==> flow/design.v <==
`timescale 1ns / 1ps
module sensory_neuron( clk, rst, d, th, start, y);
	input clk, rst, start;
	input [6:0] d, th;
	output reg y;
	reg [1:0] state, nextstate;
	reg [6:0] dReg, dNext;
	reg yHold;
	always@(posedge clk)
		if (rst)
		begin
			state <= 2'b00;
			dReg <= 7'b0;
			yHold <= 1'b0;
		end
		else
		begin
			state <= nextstate;
			dReg <= dNext;
			yHold <= y;
		end
	always@(*)
	begin
		dNext = dReg;
		y = yHold;
		case (state)
			2'b00: 
				begin
				dNext = 7'b0;
				nextstate = (start)? 2'b01: 2'b00;
				y = 1'b0;
				end
			2'b01:
				begin 
				dNext = d;
				nextstate = 2'b10;
				y = 1'b0;
				end
			2'b10:
				if( dReg == th)
					nextstate = 2'b11;
				else
					nextstate = 2'b00;
			2'b11:
				begin
				y = 1'b1;
				nextstate = 2'b00;
				end
		endcase
	end
endmodule 
`timescale 1ns / 1ps
module direction_ganglion(clk, rst, distance, start, dir, colrcode, flat);
	input clk, rst, start, dir;
	input [99:0] distance;
	output reg colrcode;
	output reg [6:0] flat;
	localparam [25:0] WAIT_LIMIT = 26'd7;
	reg [3:0] state, nextstate;
	reg [25:0] cnt, cntNext;
	reg [6:0] ascnt, ascntNext, dscnt, dscntNext; 
	reg [99:0] dReg, dRegNext, prevReg, prevRegNext;
	reg colrHold;
	reg [6:0] flatHold;
	always @(posedge clk)
	if (rst)
	begin
		state <= 4'b0000;
		cnt <= 26'b0;
		ascnt <= 7'b0;
		dscnt <= 7'b0;
		dReg <= 100'b0;
		prevReg <= 100'b0;
		colrHold <= 1'b0;
		flatHold <= 7'b0;
	end
	else
	begin
		colrHold <= colrcode;
		flatHold <= flat;
		state <= nextstate;
		cnt <= cntNext;
		ascnt <= ascntNext;
		dscnt <= dscntNext;
		dReg <= dRegNext;
		prevReg <= prevRegNext;
	end
	always @(*)
	begin
		cntNext = cnt;
		ascntNext = ascnt;
		dscntNext = dscnt;
		dRegNext = dReg;
		prevRegNext = prevReg;
		colrcode = colrHold;
		flat = flatHold;
		case(state)
			4'b0000:
			begin
				cntNext = 26'b0;
				ascntNext = 7'b0;
				dscntNext = 7'b0;
				dRegNext = 100'b0;
				prevRegNext = 100'b0;
				nextstate= (start)? 4'b0001:4'b0000; 
			end
			4'b0001:
			begin
				dRegNext = distance;
				nextstate = 4'b0010;
			end
			4'b0010:
			begin
				cntNext = cnt + 1;
				if(cnt < WAIT_LIMIT)
					nextstate = 4'b0010;
				else
					nextstate = 4'b0011;
			end
			4'b0011:
			begin
				prevRegNext = dReg;
				dRegNext = distance;
				cntNext = 26'b0;
				nextstate = 4'b0100;
			end
			4'b0100:
			begin
				if	(prevReg > dReg)
					nextstate = 4'b0101;
				else if (prevReg < dReg)
					nextstate = 4'b0110;
				else
					nextstate = 4'b0010;
			end
			4'b0101:
			begin
				dscntNext = dscnt + 1;
				nextstate = (start)? 4'b0010:4'b0111;
			end
			4'b0110:
			begin
				ascntNext = ascnt + 1;
				nextstate = (start)? 4'b0010:4'b0111;
			end
			4'b0111:
				nextstate = (dir)? 4'b1000:4'b1001;
			4'b1000:
			begin
				flat = ascnt;
				colrcode = 1'b1;
				nextstate = 4'b0000;
			end
			4'b1001:
			begin
				flat = dscnt;
				colrcode = 1'b0;
				nextstate = 4'b0000;
			end
			default: 
			begin
				nextstate = 4'b0000;
				cntNext = 26'b0;
				ascntNext = 7'b0;
				dscntNext = 7'b0;
				dRegNext = 100'b0;
				prevRegNext = 100'b0;
				flat = 7'b0;
				colrcode = 1'b0;
			end
		endcase
	end
endmodule
`timescale 1ns / 1ps
module inter_neuron(clk, rst, flat, th, mode, shape_code, wAddr, wE);
	input clk, rst, mode;
	input [6:0] th, flat;
	output reg wE;
	output reg [11:0] shape_code;
	output reg [4:0] wAddr;
	reg [4:0] state, nextstate, wAddrNext;
	reg [6:0] fReg, fRegNext;
	reg [11:0] shape_codeNext;
	reg wEHold;
	always @(posedge clk)
	if (rst)
	begin
		state <= 5'b00000;
		fReg <= 7'b0;
		wAddr <= 5'b0;
		shape_code <= 12'b0;
		wEHold <= 1'b0;
	end
	else
	begin
		wEHold <= wE;
		state <= nextstate;
		fReg <= fRegNext;
		wAddr <= wAddrNext;
		shape_code <= shape_codeNext;
	end
	always @(*)
	begin
		fRegNext = fReg;
		wAddrNext = wAddr;
		shape_codeNext = shape_code;
		wE = wEHold;
		case(state)
		5'b00000:
		begin
			fRegNext = 7'b0;
			nextstate = (mode)? 5'b00000:5'b00001;
			wE = 1'b0;
		end
		5'b00001:
		begin
			fRegNext = flat;
			nextstate = 5'b00010;
			wE = 1'b0;
		end
		5'b00010:
			if (fReg == th)
				nextstate = 5'b00011;
			else
				nextstate = 5'b00000;
		5'b00011:
			case(th)
				7'b1100100: nextstate = 5'b00100;
				7'b1011111: nextstate = 5'b00101;
				7'b1011010: nextstate = 5'b00110;
				7'b1010101: nextstate = 5'b00111;
				7'b1010000: nextstate = 5'b01000;
				7'b1001011: nextstate = 5'b01001;
				7'b1000110: nextstate = 5'b01010;
				7'b1000001: nextstate = 5'b01011;
				7'b0111100: nextstate = 5'b01100;
				7'b0110111: nextstate = 5'b01101;
				7'b0110010: nextstate = 5'b01110;
				7'b0101101: nextstate = 5'b01111;
				7'b0101000: nextstate = 5'b10000;
				7'b0100011: nextstate = 5'b10001;
				7'b0011110: nextstate = 5'b10010;
				7'b0011001: nextstate = 5'b10011;
				7'b0010100: nextstate = 5'b10100;
				7'b0001111: nextstate = 5'b10101;
				7'b0001010: nextstate = 5'b10110;
				7'b0000101: nextstate = 5'b10111;
				default: nextstate = 5'b00011;
			endcase
		5'b00100:
		begin
			shape_codeNext = {fReg, 5'b00000};
			wAddrNext = 5'b00000;
			wE = 1'b1;
			nextstate = 5'b00011;
		end
		5'b00101:
		begin
			shape_codeNext = {fReg, 5'b00001};
			wAddrNext = 5'b00001;
			wE = 1'b1;
			nextstate = 5'b00011;
		end
		5'b00110:
		begin
			shape_codeNext = {fReg, 5'b00010};
			wAddrNext = 5'b00010;
			wE = 1'b1;
			nextstate = 5'b00011;
		end
		5'b00111:
		begin
			shape_codeNext = {fReg, 5'b00011};
			wAddrNext = 5'b00011;
			wE = 1'b1;
			nextstate = 5'b00011;
		end
		5'b01000:
		begin
			shape_codeNext = {fReg, 5'b00100};
			wAddrNext = 5'b00100;
			wE = 1'b1;
			nextstate = 5'b00011;
		end
		5'b01001:
		begin
			shape_codeNext = {fReg, 5'b00101};
			wAddrNext = 5'b00101;
			wE = 1'b1;
			nextstate = 5'b00011;
		end
		5'b01010:
		begin
			shape_codeNext = {fReg, 5'b00110};
			wAddrNext = 5'b00110;
			wE = 1'b1;
			nextstate = 5'b00011;
		end
		5'b01011:
		begin
			shape_codeNext = {fReg, 5'b00111};
			wAddrNext = 5'b00111;
			wE = 1'b1;
			nextstate = 5'b00011;
		end
		5'b01100:
		begin
			shape_codeNext = {fReg, 5'b01000};
			wAddrNext = 5'b01000;
			wE = 1'b1;
			nextstate = 5'b00011;
		end
		5'b01101:
		begin
			shape_codeNext = {fReg, 5'b01001};
			wAddrNext = 5'b01001;
			wE = 1'b1;
			nextstate = 5'b00011;
		end
		5'b01110:
		begin
			shape_codeNext = {fReg, 5'b01010};
			wAddrNext = 5'b01010;
			wE = 1'b1;
			nextstate = 5'b00011;
		end
		5'b01111:
		begin
			shape_codeNext = {fReg, 5'b01011};
			wAddrNext = 5'b01011;
			wE = 1'b1;
			nextstate = 5'b00011;
		end
		5'b10000:
		begin
			shape_codeNext = {fReg, 5'b01100};
			wAddrNext = 5'b01100;
			wE = 1'b1;
			nextstate = 5'b00011;
		end
		5'b10001:
		begin
			shape_codeNext = {fReg, 5'b01101};
			wAddrNext = 5'b01101;
			wE = 1'b1;
			nextstate = 5'b00011;
		end
		5'b10010:
		begin
			shape_codeNext = {fReg, 5'b01110};
			wAddrNext = 5'b01110;
			wE = 1'b1;
			nextstate = 5'b00011;
		end
		5'b10011:
		begin
			shape_codeNext = {fReg, 5'b01111};
			wAddrNext = 5'b01111;
			wE = 1'b1;
			nextstate = 5'b00011;
		end
		5'b10100:
		begin
			shape_codeNext = {fReg, 5'b10000};
			wAddrNext = 5'b10000;
			wE = 1'b1;
			nextstate = 5'b00011;
		end
		5'b10101:
		begin
			shape_codeNext = {fReg, 5'b10001};
			wAddrNext = 5'b10001;
			wE = 1'b1;
			nextstate = 5'b00011;
		end
		5'b10110:
		begin
			shape_codeNext = {fReg, 5'b10010};
			wAddrNext = 5'b10010;
			wE = 1'b1;
			nextstate = 5'b00011;
		end
		5'b10111:
		begin
			shape_codeNext = {fReg, 5'b10011};
			wAddrNext = 5'b10011;
			wE = 1'b1;
			nextstate = 5'b00011;
		end
		default: 
		begin
			nextstate = 5'b00000;
			shape_codeNext = shape_code;
			wAddrNext = wAddr;
			wE = 1'b0;
			fRegNext = fReg;
		end
	endcase
	end
endmodule
`timescale 1ns / 1ps
module memory_neuron(clk, rst, WE1, WE2, WE3, WE4, WE5, 
							WE6, WE7, WE8, WE9, WE10, WE11, 
							WE12, WE13, WE14, WE15, WE16, WE17, 
							WE18, WE19, WE20, wAddr1, wAddr2, wAddr3, 
							wAddr4, wAddr5, wAddr6, wAddr7, wAddr8, 
							wAddr9, wAddr10, wAddr11, wAddr12, wAddr13, 
							wAddr14, wAddr15, wAddr16, wAddr17, wAddr18, 
							wAddr19, wAddr20, wData1, wData2, wData3, wData4, 
							wData5, wData6, wData7, wData8, wData9, wData10, 
							wData11, wData12, wData13, wData14, wData15, wData16, 
							wData17, wData18, wData19, wData20, rAddr1, rAddr2, 
							rData1, rData2);
	input clk, rst, WE1, WE2, WE3, WE4, WE5, 
			WE6, WE7, WE8, WE9, WE10, WE11, 
			WE12, WE13, WE14, WE15, WE16, WE17, 
			WE18, WE19, WE20;
	input [4:0] wAddr1, wAddr2, wAddr3, wAddr4, wAddr5, 
					wAddr6, wAddr7, wAddr8, wAddr9, wAddr10, 
					wAddr11, wAddr12, wAddr13, wAddr14, wAddr15, 
					wAddr16, wAddr17, wAddr18, wAddr19, wAddr20, 
					rAddr1, rAddr2;
	input [11:0] wData1, wData2, wData3, wData4, wData5, wData6, 
					 wData7, wData8, wData9, wData10, wData11, wData12, 
					 wData13, wData14, wData15, wData16, wData17, wData18, 
					 wData19, wData20;
	output [11:0] rData1, rData2;
	reg [11:0] mem[31:0];
	integer i;
	always@(posedge clk)
		if(rst)
			for (i = 0; i < 32; i = i + 1)
				mem[i] <= 12'b0;
		else if(WE1)
			mem[wAddr1] <= wData1;
		else if(WE2)
			mem[wAddr2] <= wData2;
		else if(WE3)
			mem[wAddr3] <= wData3;
		else if(WE4)
			mem[wAddr4] <= wData4;
		else if(WE5)
			mem[wAddr5] <= wData5;
		else if(WE6)
			mem[wAddr6] <= wData6;
		else if(WE7)
			mem[wAddr7] <= wData7;
		else if(WE8)
			mem[wAddr8] <= wData8;
		else if(WE9)
			mem[wAddr9] <= wData9;
		else if(WE10)
			mem[wAddr10] <= wData10;
		else if(WE11)
			mem[wAddr11] <= wData11;
		else if(WE12)
			mem[wAddr12] <= wData12;
		else if(WE13)
			mem[wAddr13] <= wData13;
		else if(WE14)
			mem[wAddr14] <= wData14;
		else if(WE15)
			mem[wAddr15] <= wData15;
		else if(WE16)
			mem[wAddr16] <= wData16;
		else if(WE17)
			mem[wAddr17] <= wData17;
		else if(WE18)
			mem[wAddr18] <= wData18;
		else if(WE19)
			mem[wAddr19] <= wData19;
		else if(WE20)
			mem[wAddr20] <= wData20;
		else 
			mem[wAddr20 + 1] <= wData1;
	assign rData1 = mem[rAddr1];
	assign rData2 = mem[rAddr2];
endmodule
`timescale 1ns / 1ps
module intelligent_stimuli_comparison_unit(clk, rst, E, asc, dsc, mode, read1, read2, colr1, colr2, colr, oe, dot_m, r_Addr1, r_Addr2);
	input clk, rst, E, mode, colr1, colr2;
	input [6:0] asc, dsc;
	input [11:0] read1, read2;
	output reg colr, oe;
	output reg [4:0] dot_m, r_Addr1, r_Addr2;
	reg [4:0] state, nextstate,  r_Addr1Next,  r_Addr2Next;
	reg [7:0] ascReg, ascRegNext, dscReg, dscRegNext, 
				 remReg1, remReg1Next, remReg2, remReg2Next;
	reg [27:0] cnt, cntNext;
	reg colrHold, oeHold;
	reg [4:0] dot_mHold;
	localparam [27:0] HOLD_LIMIT = 28'd5;
	always @(posedge clk)
	if (rst)
	begin
		state <= 5'b00000;
		ascReg <= 8'b0;
		dscReg <= 8'b0;
		remReg1 <= 8'b0;
		remReg2 <= 8'b0;
		cnt <= 28'b0;
		r_Addr1 <= 5'b0;
		r_Addr2 <= 5'b0;
		colrHold <= 1'b0;
		oeHold <= 1'b0;
		dot_mHold <= 5'b0;
	end
	else
	begin
		colrHold <= colr;
		oeHold <= oe;
		dot_mHold <= dot_m;
		state <= nextstate;
		ascReg <= ascRegNext;
		dscReg <= dscRegNext;
		remReg1 <= remReg1Next;
		remReg2 <= remReg2Next;
		cnt <= cntNext;
		r_Addr1 <= r_Addr1Next;
		r_Addr2 <= r_Addr2Next;
	end
	always @(*)
	begin
		nextstate = state;
		ascRegNext = ascReg;
		dscRegNext = dscReg;
		remReg1Next = remReg1;
		remReg2Next = remReg2;
		cntNext = cnt;
		r_Addr1Next = r_Addr1;
		r_Addr2Next = r_Addr2;
		colr = colrHold;
		oe = oeHold;
		dot_m = dot_mHold;
		case(state)
			5'b00000:
			begin
				ascRegNext = 8'b0;
				dscRegNext = 8'b0;
				cntNext = 28'b0;
				remReg1Next = 8'b0;
				remReg2Next = 8'b0;
				nextstate = (mode)? 5'b00001: 5'b00000;
			end
			5'b00001:
			begin
				ascRegNext = {1'b0, asc[6:0]};  
				dscRegNext = {1'b0, dsc[6:0]};
				nextstate = (E)? 5'b00010:5'b00011;
			end
			5'b00010:
			begin
				r_Addr1Next = 5'b0;
				r_Addr2Next = 5'b0;
				nextstate = 5'b00100;
			end
			5'b00011:
			begin
				r_Addr1Next = 5'b10100;
				r_Addr2Next = 5'b10100;
				nextstate = 5'b10001;
			end
			5'b00100:
			begin
				remReg1Next = ascReg - {1'b0, read1[11:5]};
				remReg2Next = dscReg - {1'b0, read2[11:5]};
				if ( !(r_Addr1 < 5'b10100) && !(r_Addr2 < 5'b10100))
					nextstate = 5'b00000;
				else if ( !(r_Addr1 < 5'b10100) && (r_Addr2 < 5'b10100))
					nextstate = 5'b01011;
				else if (r_Addr1 < 5'b10100)
					nextstate = 5'b00101;
				else
				 nextstate = 5'b00100;
			end
			5'b00101:
			if (remReg1[7] == 1)
				nextstate = 5'b00110;
			else if (remReg1 == 8'b00000000)
				nextstate = 5'b01000;
			else if (remReg1 > 8'b00000000)
				nextstate = 5'b01001;
			else
				nextstate = 5'b00101;
			5'b00110:
			begin
				r_Addr1Next = r_Addr1 + 1;
				nextstate = 5'b00111;
			end
			5'b00111:
			if (r_Addr1 < 5'b10100)
				nextstate = 5'b00101;
			else if (!(r_Addr1 < 5'b10100))
				nextstate = 5'b01011;
			else
				nextstate = 5'b00111;
			5'b01000:
			begin
				colr = colr1;
				dot_m = read1[4:0];
				cntNext = cnt + 1;
				oe = 1'b1;
				if (cnt < HOLD_LIMIT)
					nextstate = 5'b01000;
				else if (!(cnt < HOLD_LIMIT))
					nextstate = 5'b01010;
			end
			5'b01001:
			begin
				ascRegNext = remReg1;
				nextstate = 5'b00010;
			end
			5'b01010:
			begin
				oe = 1'b0;
				cntNext = 28'b0;
				if (r_Addr1 < 5'b10100)
					nextstate = 5'b00101;
				else if (!(r_Addr1 < 5'b10100))
					nextstate = 5'b01011;
				else 
					nextstate = 5'b01010;
			end
			5'b01011:
			if (remReg2[7] == 1)
				nextstate = 5'b01100;
			else if (remReg2 == 8'b00000000)
				nextstate = 5'b01110;
			else if (remReg2 > 8'b00000000)
				nextstate = 5'b01111;
			else
				nextstate = 5'b01011;
			5'b01100:
			begin
				r_Addr2Next = r_Addr2 + 1;
				nextstate = 5'b01101;
			end
			5'b01101:
			if (r_Addr2 < 5'b10100)
				nextstate = 5'b01011;
			else if (!(r_Addr2 < 5'b10100))
				nextstate = 5'b00000;
			else
				nextstate = 5'b01101;
			5'b01110:
			begin
				colr = colr2;
				dot_m = read2[4:0];
				cntNext = cnt + 1;
				oe = 1'b1;
				if (cnt < HOLD_LIMIT)
					nextstate = 5'b01110;
				else if (!(cnt < HOLD_LIMIT))
					nextstate = 5'b10000;
				else
					nextstate = 5'b01110;
			end
			5'b01111:
			begin
				dscRegNext = remReg2;
				r_Addr2Next = 5'b00000;
				nextstate = 5'b00100;
			end
			5'b10000:
			begin
				oe = 1'b0;
				cntNext = 28'b0;
				if (r_Addr2 < 5'b10100)
					nextstate = 5'b01011;
				else if (!(r_Addr2 < 5'b10100))
					nextstate = 5'b00000;
				else
					nextstate = 5'b10000;
			end
			5'b10001:
			begin
				remReg1Next = ascReg - {1'b0, read1[11:5]};
				remReg2Next = dscReg - {1'b0, read2[11:5]};
				cntNext = 28'b0;
				oe = 1'b0;
				if ((r_Addr1 == 5'b00000) && (r_Addr2 == 5'b00000))
					nextstate = 5'b00000;
				else if ((r_Addr1 == 5'b00000) && !(r_Addr2 == 5'b00000))
					nextstate = 5'b10110;
				else if ( !(r_Addr1 == 5'b00000))
					nextstate = 5'b10010;
				else
					nextstate = 5'b10001;
			end
			5'b10010:
			if (remReg1[7] > 8'b00000000)
				nextstate = 5'b10100;
			else if (remReg1 == 8'b00000000)
				nextstate = 5'b10011;
			else
				nextstate = 5'b10010;
			5'b10011:
			begin
				colr = colr1;
				dot_m = read1[4:0];
				oe = 1'b1;
				cntNext = cnt + 1;
				if (cnt < HOLD_LIMIT)
					nextstate = 5'b10011;
				else if (!(cnt < HOLD_LIMIT))
					nextstate = 5'b10110;
				else
					nextstate = 5'b10011;
			end
			5'b10100:
			begin
				colr = colr1;
				dot_m = read1[4:0];
				oe = 1'b1;
				r_Addr1Next = r_Addr1 - 1;
				ascRegNext = remReg1;
				nextstate = 5'b10101;
			end
			5'b10101:
			begin
				cntNext = cnt + 1;
				if (cnt < HOLD_LIMIT)
					nextstate = 5'b10101;
				else if ( !(cnt < HOLD_LIMIT) && r_Addr1 != 8'b00000000)
					nextstate = 5'b10001;
				else if ( cnt < HOLD_LIMIT && r_Addr1 == 8'b00000000)
					nextstate = 5'b10110;
			end
			5'b10110:
			begin
				cntNext = 28'b0;
				oe = 1'b0;
				if (remReg2 == 8'b00000000)
					nextstate = 5'b11000;
				else if (remReg2 > 8'b00000000)
					nextstate = 5'b10111;
				else 
					nextstate = 5'b10110;
			end
			5'b10111:
			begin
				colr = colr2;
				dot_m = read2[4:0];
				oe = 1'b1;
				r_Addr2Next = r_Addr2 - 1;
				dscRegNext = remReg2;
				nextstate = 5'b10101;
			end
			5'b11000:
			begin
				colr = colr2;
				dot_m = read2[4:0];
				oe = 1'b1;
				cntNext = cnt + 1;
				if (cnt < HOLD_LIMIT)
					nextstate = 5'b11000;
				else if (!(cnt < HOLD_LIMIT))
					nextstate = 5'b00000;
				else
					nextstate = 5'b11000;
			end
			5'b11001:
			begin
				cntNext = cnt + 1;
				if (cnt < HOLD_LIMIT)
					nextstate = 5'b11001;
				else if ( !(cnt < HOLD_LIMIT) && r_Addr2 == 8'b00000000)
					nextstate = 5'b00000;
				else if ( !(cnt < HOLD_LIMIT) && r_Addr2 != 8'b00000000)
					nextstate = 5'b10110;
				else
					nextstate = 5'b11001;
			end
			default:
			begin
				ascRegNext = 8'b0;
				dscRegNext = 8'b0;
				cntNext = 28'b0;
				remReg1Next = 8'b0;
				remReg2Next = 8'b0;
				r_Addr1Next = 5'b0;
				r_Addr2Next = 5'b0;
				colr = 1'b0;
				dot_m = 5'b0;
				oe = 1'b0;
			end
		endcase
	end
endmodule
`timescale 1ns / 1ps
module brain_m(clk, rst, distance, mode, start, E, color, OE, shape);
	input clk, rst, mode, start, E;
	input [6:0] distance;
	output color, OE;
	output [4:0] shape;
	wire [99:0] W1;
	wire W2, W3, W8, W13, W14, 
		  W15, W16, W17, W18, W19, 
		  W20, W21, W22, W23, W24, 
		  W25, W26, W27, W28, W29, 
		  W30, W31;
	wire [6:0] W4, W5;
	wire [11:0] W6, W51, W52, W53, 
					W54, W55, W56, W57, 
					W58, W59, W60, W61, 
					W62, W63, W64, W65, 
					W66, W67, W68, W69, 
					W11, W12;
	wire [4:0] W7, W32, W33, W34, W35, 
				  W36, W37, W38, W39, W40, 
				  W41, W42, W43, W44, W45, 
				  W46, W47, W48, W49, W50, 
				  W9, W10;
	sensory_neuron s1(clk, rst, distance, 7'b0000010, start, W1[0]);
	sensory_neuron s2(clk, rst, distance, 7'b0000011, start, W1[1]);
	sensory_neuron s3(clk, rst, distance, 7'b0000100, start, W1[2]);
	sensory_neuron s4(clk, rst, distance, 7'b0000101, start, W1[3]);
	sensory_neuron s5(clk, rst, distance, 7'b0000110, start, W1[4]);
	sensory_neuron s6(clk, rst, distance, 7'b0000111, start, W1[5]);
	sensory_neuron s7(clk, rst, distance, 7'b0001000, start, W1[6]);
	sensory_neuron s8(clk, rst, distance, 7'b0001001, start, W1[7]);
	sensory_neuron s9(clk, rst, distance, 7'b0001010, start, W1[8]);
	sensory_neuron s10(clk, rst, distance, 7'b0001011, start, W1[9]);
	sensory_neuron s11(clk, rst, distance, 7'b0001100, start, W1[10]);
	sensory_neuron s12(clk, rst, distance, 7'b0001101, start, W1[11]);
	sensory_neuron s13(clk, rst, distance, 7'b0001110, start, W1[12]);
	sensory_neuron s14(clk, rst, distance, 7'b0001111, start, W1[13]);
	sensory_neuron s15(clk, rst, distance, 7'b0010000, start, W1[14]);
	sensory_neuron s16(clk, rst, distance, 7'b0010001, start, W1[15]);
	sensory_neuron s17(clk, rst, distance, 7'b0010010, start, W1[16]);
	sensory_neuron s18(clk, rst, distance, 7'b0010011, start, W1[17]);
	sensory_neuron s19(clk, rst, distance, 7'b0010100, start, W1[18]);
	sensory_neuron s20(clk, rst, distance, 7'b0010101, start, W1[19]);
	sensory_neuron s21(clk, rst, distance, 7'b0010110, start, W1[20]);
	sensory_neuron s22(clk, rst, distance, 7'b0010111, start, W1[21]);
	sensory_neuron s23(clk, rst, distance, 7'b0011000, start, W1[22]);
	sensory_neuron s24(clk, rst, distance, 7'b0011001, start, W1[23]);
	sensory_neuron s25(clk, rst, distance, 7'b0011010, start, W1[24]);
	sensory_neuron s26(clk, rst, distance, 7'b0011011, start, W1[25]);
	sensory_neuron s27(clk, rst, distance, 7'b0011100, start, W1[26]);
	sensory_neuron s28(clk, rst, distance, 7'b0011101, start, W1[27]);
	sensory_neuron s29(clk, rst, distance, 7'b0011110, start, W1[28]);
	sensory_neuron s30(clk, rst, distance, 7'b0011111, start, W1[29]);
	sensory_neuron s31(clk, rst, distance, 7'b0100000, start, W1[30]);
	sensory_neuron s32(clk, rst, distance, 7'b0100001, start, W1[31]);
	sensory_neuron s33(clk, rst, distance, 7'b0100010, start, W1[32]);
	sensory_neuron s34(clk, rst, distance, 7'b0100011, start, W1[33]);
	sensory_neuron s35(clk, rst, distance, 7'b0100100, start, W1[34]);
	sensory_neuron s36(clk, rst, distance, 7'b0100101, start, W1[35]);
	sensory_neuron s37(clk, rst, distance, 7'b0100110, start, W1[36]);
	sensory_neuron s38(clk, rst, distance, 7'b0100111, start, W1[37]);
	sensory_neuron s39(clk, rst, distance, 7'b0101000, start, W1[38]);
	sensory_neuron s40(clk, rst, distance, 7'b0101001, start, W1[39]);
	sensory_neuron s41(clk, rst, distance, 7'b0101010, start, W1[40]);
	sensory_neuron s42(clk, rst, distance, 7'b0101011, start, W1[41]);
	sensory_neuron s43(clk, rst, distance, 7'b0101100, start, W1[42]);
	sensory_neuron s44(clk, rst, distance, 7'b0101101, start, W1[43]);
	sensory_neuron s45(clk, rst, distance, 7'b0101110, start, W1[44]);
	sensory_neuron s46(clk, rst, distance, 7'b0101111, start, W1[45]);
	sensory_neuron s47(clk, rst, distance, 7'b0110000, start, W1[46]);
	sensory_neuron s48(clk, rst, distance, 7'b0110001, start, W1[47]);
	sensory_neuron s49(clk, rst, distance, 7'b0110010, start, W1[48]);
	sensory_neuron s50(clk, rst, distance, 7'b0110011, start, W1[49]);
	sensory_neuron s51(clk, rst, distance, 7'b0110100, start, W1[50]);
	sensory_neuron s52(clk, rst, distance, 7'b0110101, start, W1[51]);
	sensory_neuron s53(clk, rst, distance, 7'b0110110, start, W1[52]);
	sensory_neuron s54(clk, rst, distance, 7'b0110111, start, W1[53]);
	sensory_neuron s55(clk, rst, distance, 7'b0111000, start, W1[54]);
	sensory_neuron s56(clk, rst, distance, 7'b0111001, start, W1[55]);
	sensory_neuron s57(clk, rst, distance, 7'b0111010, start, W1[56]);
	sensory_neuron s58(clk, rst, distance, 7'b0111011, start, W1[57]);
	sensory_neuron s59(clk, rst, distance, 7'b0111100, start, W1[58]);
	sensory_neuron s60(clk, rst, distance, 7'b0111101, start, W1[59]);
	sensory_neuron s61(clk, rst, distance, 7'b0111110, start, W1[60]);
	sensory_neuron s62(clk, rst, distance, 7'b0111111, start, W1[61]);
	sensory_neuron s63(clk, rst, distance, 7'b1000000, start, W1[62]);
	sensory_neuron s64(clk, rst, distance, 7'b1000001, start, W1[63]);
	sensory_neuron s65(clk, rst, distance, 7'b1000010, start, W1[64]);
	sensory_neuron s66(clk, rst, distance, 7'b1000011, start, W1[65]);
	sensory_neuron s67(clk, rst, distance, 7'b1000100, start, W1[66]);
	sensory_neuron s68(clk, rst, distance, 7'b1000101, start, W1[67]);
	sensory_neuron s69(clk, rst, distance, 7'b1000110, start, W1[68]);
	sensory_neuron s70(clk, rst, distance, 7'b1000111, start, W1[69]);
	sensory_neuron s71(clk, rst, distance, 7'b1001000, start, W1[70]);
	sensory_neuron s72(clk, rst, distance, 7'b1001001, start, W1[71]);
	sensory_neuron s73(clk, rst, distance, 7'b1001010, start, W1[72]);
	sensory_neuron s74(clk, rst, distance, 7'b1001011, start, W1[73]);
	sensory_neuron s75(clk, rst, distance, 7'b1001100, start, W1[74]);
	sensory_neuron s76(clk, rst, distance, 7'b1001101, start, W1[75]);
	sensory_neuron s77(clk, rst, distance, 7'b1001110, start, W1[76]);
	sensory_neuron s78(clk, rst, distance, 7'b1001111, start, W1[77]);
	sensory_neuron s79(clk, rst, distance, 7'b1010000, start, W1[78]);
	sensory_neuron s80(clk, rst, distance, 7'b1010001, start, W1[79]);
	sensory_neuron s81(clk, rst, distance, 7'b1010010, start, W1[80]);
	sensory_neuron s82(clk, rst, distance, 7'b1010011, start, W1[81]);
	sensory_neuron s83(clk, rst, distance, 7'b1010100, start, W1[82]);
	sensory_neuron s84(clk, rst, distance, 7'b1010101, start, W1[83]);
	sensory_neuron s85(clk, rst, distance, 7'b1010110, start, W1[84]);
	sensory_neuron s86(clk, rst, distance, 7'b1010111, start, W1[85]);
	sensory_neuron s87(clk, rst, distance, 7'b1011000, start, W1[86]);
	sensory_neuron s88(clk, rst, distance, 7'b1011001, start, W1[87]);
	sensory_neuron s89(clk, rst, distance, 7'b1011010, start, W1[88]);
	sensory_neuron s90(clk, rst, distance, 7'b1011011, start, W1[89]);
	sensory_neuron s91(clk, rst, distance, 7'b1011100, start, W1[90]);
	sensory_neuron s92(clk, rst, distance, 7'b1011101, start, W1[91]);
	sensory_neuron s93(clk, rst, distance, 7'b1011110, start, W1[92]);
	sensory_neuron s94(clk, rst, distance, 7'b1011111, start, W1[93]);
	sensory_neuron s95(clk, rst, distance, 7'b1100000, start, W1[94]);
	sensory_neuron s96(clk, rst, distance, 7'b1100001, start, W1[95]);
	sensory_neuron s97(clk, rst, distance, 7'b1100010, start, W1[96]);
	sensory_neuron s98(clk, rst, distance, 7'b1100011, start, W1[97]);
	sensory_neuron s99(clk, rst, distance, 7'b1100100, start, W1[98]);
	sensory_neuron s100(clk, rst, distance, 7'b1100101, start, W1[99]);
	direction_ganglion d1(clk, rst, W1, start, 1'b1, W2, W4);
	direction_ganglion d2(clk, rst, W1, start, 1'b0, W3, W5);
	inter_neuron in1(clk, rst, W5, 7'b1100100, mode, W6, W7, W8);
	inter_neuron in2(clk, rst, W5, 7'b1011111, mode, W51, W32, W13);
	inter_neuron in3(clk, rst, W5, 7'b1011010, mode, W52, W33, W14);
	inter_neuron in4(clk, rst, W5, 7'b1010101, mode, W53, W34, W15);
	inter_neuron in5(clk, rst, W5, 7'b1010000, mode, W54, W35, W16);
	inter_neuron in6(clk, rst, W5, 7'b1001011, mode, W55, W36, W17);
	inter_neuron in7(clk, rst, W5, 7'b1000110, mode, W56, W37, W18);
	inter_neuron in8(clk, rst, W5, 7'b1000001, mode, W57, W38, W19);
	inter_neuron in9(clk, rst, W5, 7'b0111100, mode, W58, W39, W20);
	inter_neuron in10(clk, rst, W5, 7'b0110111, mode, W59, W40, W21);
	inter_neuron in11(clk, rst, W5, 7'b0110010, mode, W60, W41, W22);
	inter_neuron in12(clk, rst, W5, 7'b0101101, mode, W61, W42, W23);
	inter_neuron in13(clk, rst, W5, 7'b0101000, mode, W62, W43, W24);
	inter_neuron in14(clk, rst, W5, 7'b0100011, mode, W63, W44, W25);
	inter_neuron in15(clk, rst, W5, 7'b0011110, mode, W64, W45, W26);
	inter_neuron in16(clk, rst, W5, 7'b0011001, mode, W65, W46, W27);
	inter_neuron in17(clk, rst, W5, 7'b0010100, mode, W66, W47, W28);
	inter_neuron in18(clk, rst, W5, 7'b0001111, mode, W67, W48, W29);
	inter_neuron in19(clk, rst, W5, 7'b0001010, mode, W68, W49, W30);
	inter_neuron in20(clk, rst, W5, 7'b0000101, mode, W69, W50, W31);
	memory_neuron m(clk, rst, W8, W13, W14, W15, W16, W17, W18, W19, 
						W20, W21, W22, W23, W24, W25, W26, W27, W28, 
						W29, W30, W31, W7, W32, W33, W34, W35, W36, 
						W37, W38, W39, W40, W41, W42, W43, W44, W45, 
						W46, W47, W48, W49, W50, W6, W51, W52, W53, 
						W54, W55, W56, W57, W58, W59, W60, W61, W62, 
						W63, W64, W65, W66, W67, W68, W69, W9, W10, 
						W11, W12);
	intelligent_stimuli_comparison_unit iscu(clk, rst, E, W4, W5, mode, W11, W12, W2, W3, color, OE, shape, W9, W10);
endmodule
======== From RTL to reports: brain_m ========
What the tools print for brain_m, step after step.
Line numbers count from 1 in the design file above.
Operators: Yosys type, input widths -> output width; for muxes data width and select width s.
Library cell names are shortened.
The mark - stands for no value.
design
  top module .............................. brain_m
  clock input ............................. clk
  cell library ............................ sky130hd
  timing corner ........................... tt_025C_1v80

======== Word level ========
Yosys after proc, flatten, opt, wreduce and memory -nomap, before mapping. Print and check cells are not counted.
Yosys's memory passes give these memory sizes; they may raise the number of words (mostly to a power of two), join words into wider ones and drop unused or constant bits.
storage and ports
  memories kept ........................... 1
  register bits after elaboration ......... 2186
  elaborated cells ........................ 3261
  bits in latches ......................... 0
  output and inout port bits .............. 7
  bits of input ports ..................... 12
  ROM bits ................................ 0
  memory bits (writable) .................. 384
memory list
  name   depth  bits a word  line  source
  m.mem  32     12           428   reg [11:0] mem[31:0];
cells by class
  div/mod/pow operators ................... 0
  bitwise gates (word level) .............. 0
  mux-type cells .......................... 1405
  reduce/logical cells .................... 478
  shift-type cells ........................ 0
  equality and inequality tests ........... 924
  add/subtract/negate cells ............... 14
  $mul .................................... 0
  order comparisons ....................... 12
operator list
  kind                count
  $pmux 12 s20        20
  $mux 12             271
  $pmux 5 s20         20
  $pmux 7 s2          124
  $mux 5              292
  $eq 5x5->1 const B  170
  $eq 5x4->1 const B  168
  $pmux 2 s4          100
  $pmux 100 s2        4
  $pmux 5 s5          20
  $reduce_or 2->1     231
  $reduce_or 20->1    21
  $eq 5x3->1 const B  84
  $eq 2x2->1 const B  200
  $reduce_bool 20->1  20
  $eq 7x7->1 const B  46
  $pmux 1 s3          101
  $mux 1              282
  $eq 7x6->1 const B  38
  $mux 2              122
  $reduce_or 12->1    20
  $eq 5x2->1 const B  42
  $gt 100x100->1      2
  $lt 100x100->1      2
  $eq 2x1->1 const B  100
  $logic_not 2->1     100
  $eq 7x5->1 const B  19
  $logic_not 5->1     23
Not listed: further kinds 49, cells in them 191.

======== Logic depth ========
Yosys ltp: most cells in a row. Word level: on the elaborated netlist, between registers, memories and ports. Mapped: between sequential cells and ports; inverters and the memories' decode and read muxes count.
logic depth
  depth in word-level cells ............... 27
  ABC_AREA ................................ 1
  gate-level depth with buffers ........... 29
  gate-level depth less buffers ........... 27

======== Mapped cells and area ========
The flow's flattened synthesis, as Yosys stat reports it; memories are mapped. The netlist is that of the ABC_AREA named above (0 if unset); the other value can give another one.
Totals and module areas in this step are rounded.
cells by type
  type      count  area in all (µm²)
  dfxtp_1   2232   4.47E+04
  edfxtp_1  384    1.15E+04
  o21ai_0   1714   8.58E+03
  nor2_1    1979   7.43E+03
  a21oi_1   1157   5.79E+03
  nand3_1   994    4.97E+03
  inv_1     1190   4.47E+03
  nand2_1   1113   4.18E+03
  ha_1      226    2.83E+03
  clkbuf_1  734    2.76E+03
  o221ai_1  196    1.72E+03
  o211ai_1  218    1636.57
  nand4_1   124    775.744
  nor4_1    106    663.136
  nor3_1    102    510.49
  a211oi_1  67     502.982
  o22ai_1   74     462.944
  buf_1     123    461.693
Other cell types: 56; their cells: 453.
mapped netlist
  flip-flops .............................. 2616
  synthesis area .......................... 107300 µm²
  mapped cells ............................ 13186
  sequential part of the area ............. 56210 µm²

======== Path before layout ========
Source: OpenSTA report_checks on the synthesized netlist (no wires, ideal clock, input and output delay 20% of the period each), path of least setup slack; recovery checks are left aside. Register names are those of the netlist, which keeps one name where synthesis merged equal registers.
path post-synthesis
  kind .................................... input to register
  start point ............................. input port rst
  end point ............................... memory m.mem[13][0]
  data arrival time ....................... 4.286 ns
  clock period ............................ 10.0 ns
  launch time at the first pin ............ 2.000 ns
  input delay ............................. 2.000 ns
  setup time .............................. 0.350 ns
  path delay .............................. 2.636 ns
  required time ........................... 9.650 ns
  stages on the path ...................... 27
  slack ................................... 5.364 ns
  synthesis period reached ................ 4.636 ns
"path delay" = arrival - input delay + setup time.
"stages on the path" counts driving pins, that of a launching flip-flop among them; a cell with two outputs on the path counts twice.
"synthesis period reached" is the clock period less the worst setup slack; recovery checks do not enter. This is arithmetic on one report: input and output delays are still those of the set period (20% each).
Between the ends stands the longest chain of elaborated cells between them, by number of cells; it is not shown to be the way that was timed. Of several equally long chains one is given.
Each line given opens the expression or statement behind the cell; cells for indexed reads and writes are added by Yosys, which also makes memories of some case tables.
Only ways into the end's enable, where the timed path ends, are counted here.
between the ends, post-synthesis
  path through ............................ inv_2 -> nand3_1 -> inv_2 -> nand2_2 -> nor2_1 -> inv_2 -> nand2_1 -> nand2_1 -> nand2_1 -> nand2_1 -> nand2_1 -> nand2_1 -> nand2_1 -> nand2_1 -> nand2_1 -> nand2_1 -> nand2_1 -> nand2_1 -> nand2_1 -> nand2_1 -> nand2_1 -> nand2_4 -> nand2_4 -> buf_8 -> nand3_2 -> buf_4 -> nand2_1
  cells in the longest elaborated chain ... 22
  elaborated cells between the ends (all ways) .. 103
  source lines of those cells ............. 1
RTL lines, path post-synthesis
  item                  line  source
  from (decl)           792   input clk, rst, mode, start, E;
  $mux 1                431   if(rst)
  $reduce_or 12->1      -
  $mux 5 (20 in a row)  -
  to (decl)             428   reg [11:0] mem[31:0];

======== Worst path after layout ========
From the final timing report of run 1: the path of least setup slack in the routed layout; clock arrival at registers is part of the times.
path after layout
  kind .................................... register to output
  start point ............................. register (name not given)
  end point ............................... output port shape[2]
  data arrival time ....................... 4.33 ns
  clock period ............................ 5.54 ns
  launch time at the first pin ............ 0.95 ns
  slack ................................... 0.10 ns
  required time ........................... 4.43 ns
  stages on the path ...................... 9
  output delay ............................ 1.11 ns
between the ends, after layout
  path through ............................ dfxtp_1 -> inv_1 -> clkbuf_1 -> o21ai_0 -> o221ai_2 -> nand3_1 -> a221o_1 -> nand3_1 -> clkdlybuf4s50_1
RTL lines, path after layout
  item       line  source
  to (decl)  795   output [4:0] shape;
No chain of elaborated cells between the ends is given.

Memo
Re: implementation data of brain_m

Design brain_m on sky130hd. What follows are 2 stored runs of the flow, each under its own settings; their order means nothing. The constraints put input and output delay at 20% of the set period each and load the outputs with 0.01 pF.
By "period reached" is meant the clock period of the run minus its worst setup slack. This is arithmetic on one report: input and output delays are still those of the set period (20% each).
By "total design power" is meant OpenSTA's value without simulated activity: inputs other than the clock are taken to toggle once in ten clock periods, and the tool carries that through the logic.
The measured numbers are rounded.

======== run 1 ========
==> flow/run.sh <==
#!/bin/bash
# the make line also repeats the synthesis and layout settings of config.mk as NAME=value (left out here)
make -C /OpenROAD-flow-scripts/flow DESIGN_CONFIG=/design/flow/config.mk WORK_HOME=/design/flow/orfs CLKGATE_MAP_FILE= finish
==> flow/config.mk <==
export PLATFORM = sky130hd
export DESIGN_NAME = brain_m
export DESIGN_NICKNAME = brain_m
export VERILOG_FILES = /design/flow/design.v
export SDC_FILE = /design/flow/constraint.sdc
export NUM_CORES = 4
export LEC_CHECK = 0
export ABC_AREA = 1
export CAP_MARGIN = 20
export CELL_PAD_IN_SITES_GLOBAL_PLACEMENT = 0
export CORE_MARGIN = 2
export CORE_UTILIZATION = 26
export CTS_CLUSTER_DIAMETER = 54
export GPL_ROUTABILITY_DRIVEN = 0
export GPL_TIMING_DRIVEN = 0
export MAX_ROUTING_LAYER = met4
export MIN_ROUTING_LAYER = met1
export SETUP_SLACK_MARGIN = 0.06
export SLEW_MARGIN = 25
==> flow/constraint.sdc <==
create_clock -name core_clock -period 5.54 [get_ports {clk}]
set_input_delay 1.1080 -clock core_clock [delete_from_list [all_inputs] [get_ports {clk}]]
set_output_delay 1.1080 -clock core_clock [all_outputs]
set_load 0.01 [all_outputs]

-------- measured, run 1 --------
  area of the synthesized netlist ......... 107300 µm²
  die outline area ........................ 417800 µm²
  standard-cell area of the final layout .. 126700 µm²
  setup slack of the worst path ........... 0.098 ns
  setup total negative slack .............. 0.000 ns
  worst hold slack ........................ 0.395 ns
  total design power ...................... 44.23 mW
  period reached .......................... 5.442 ns

======== run 2 ========
==> flow/run.sh <==
#!/bin/bash
# the make line also repeats the synthesis and layout settings of config.mk as NAME=value (left out here)
make -C /OpenROAD-flow-scripts/flow DESIGN_CONFIG=/design/flow/config.mk WORK_HOME=/design/flow/orfs CLKGATE_MAP_FILE= finish
==> flow/config.mk <==
export PLATFORM = sky130hd
export DESIGN_NAME = brain_m
export DESIGN_NICKNAME = brain_m
export VERILOG_FILES = /design/flow/design.v
export SDC_FILE = /design/flow/constraint.sdc
export NUM_CORES = 4
export LEC_CHECK = 0
export ABC_AREA = 1
export CAP_MARGIN = 20
export CORE_ASPECT_RATIO = 1.27
export CORE_MARGIN = 2
export CORE_UTILIZATION = 31
export CTS_CLUSTER_DIAMETER = 163
export GPL_ROUTABILITY_DRIVEN = 0
export PLACE_DENSITY_LB_ADDON = 0.21
export SETUP_SLACK_MARGIN = 1.57
export SLEW_MARGIN = 20
==> flow/constraint.sdc <==
create_clock -name core_clock -period 7.75 [get_ports {clk}]
set_input_delay 1.5500 -clock core_clock [delete_from_list [all_inputs] [get_ports {clk}]]
set_output_delay 1.5500 -clock core_clock [all_outputs]
set_load 0.01 [all_outputs]

-------- measured, run 2 --------
  area of the synthesized netlist ......... 107300 µm²
  die outline area ........................ 350900 µm²
  standard-cell area of the final layout .. 120800 µm²
  setup slack of the worst path ........... 1.853 ns
  setup total negative slack .............. 0.000 ns
  worst hold slack ........................ 0.363 ns
  total design power ...................... 30.16 mW
  period reached .......................... 5.897 ns
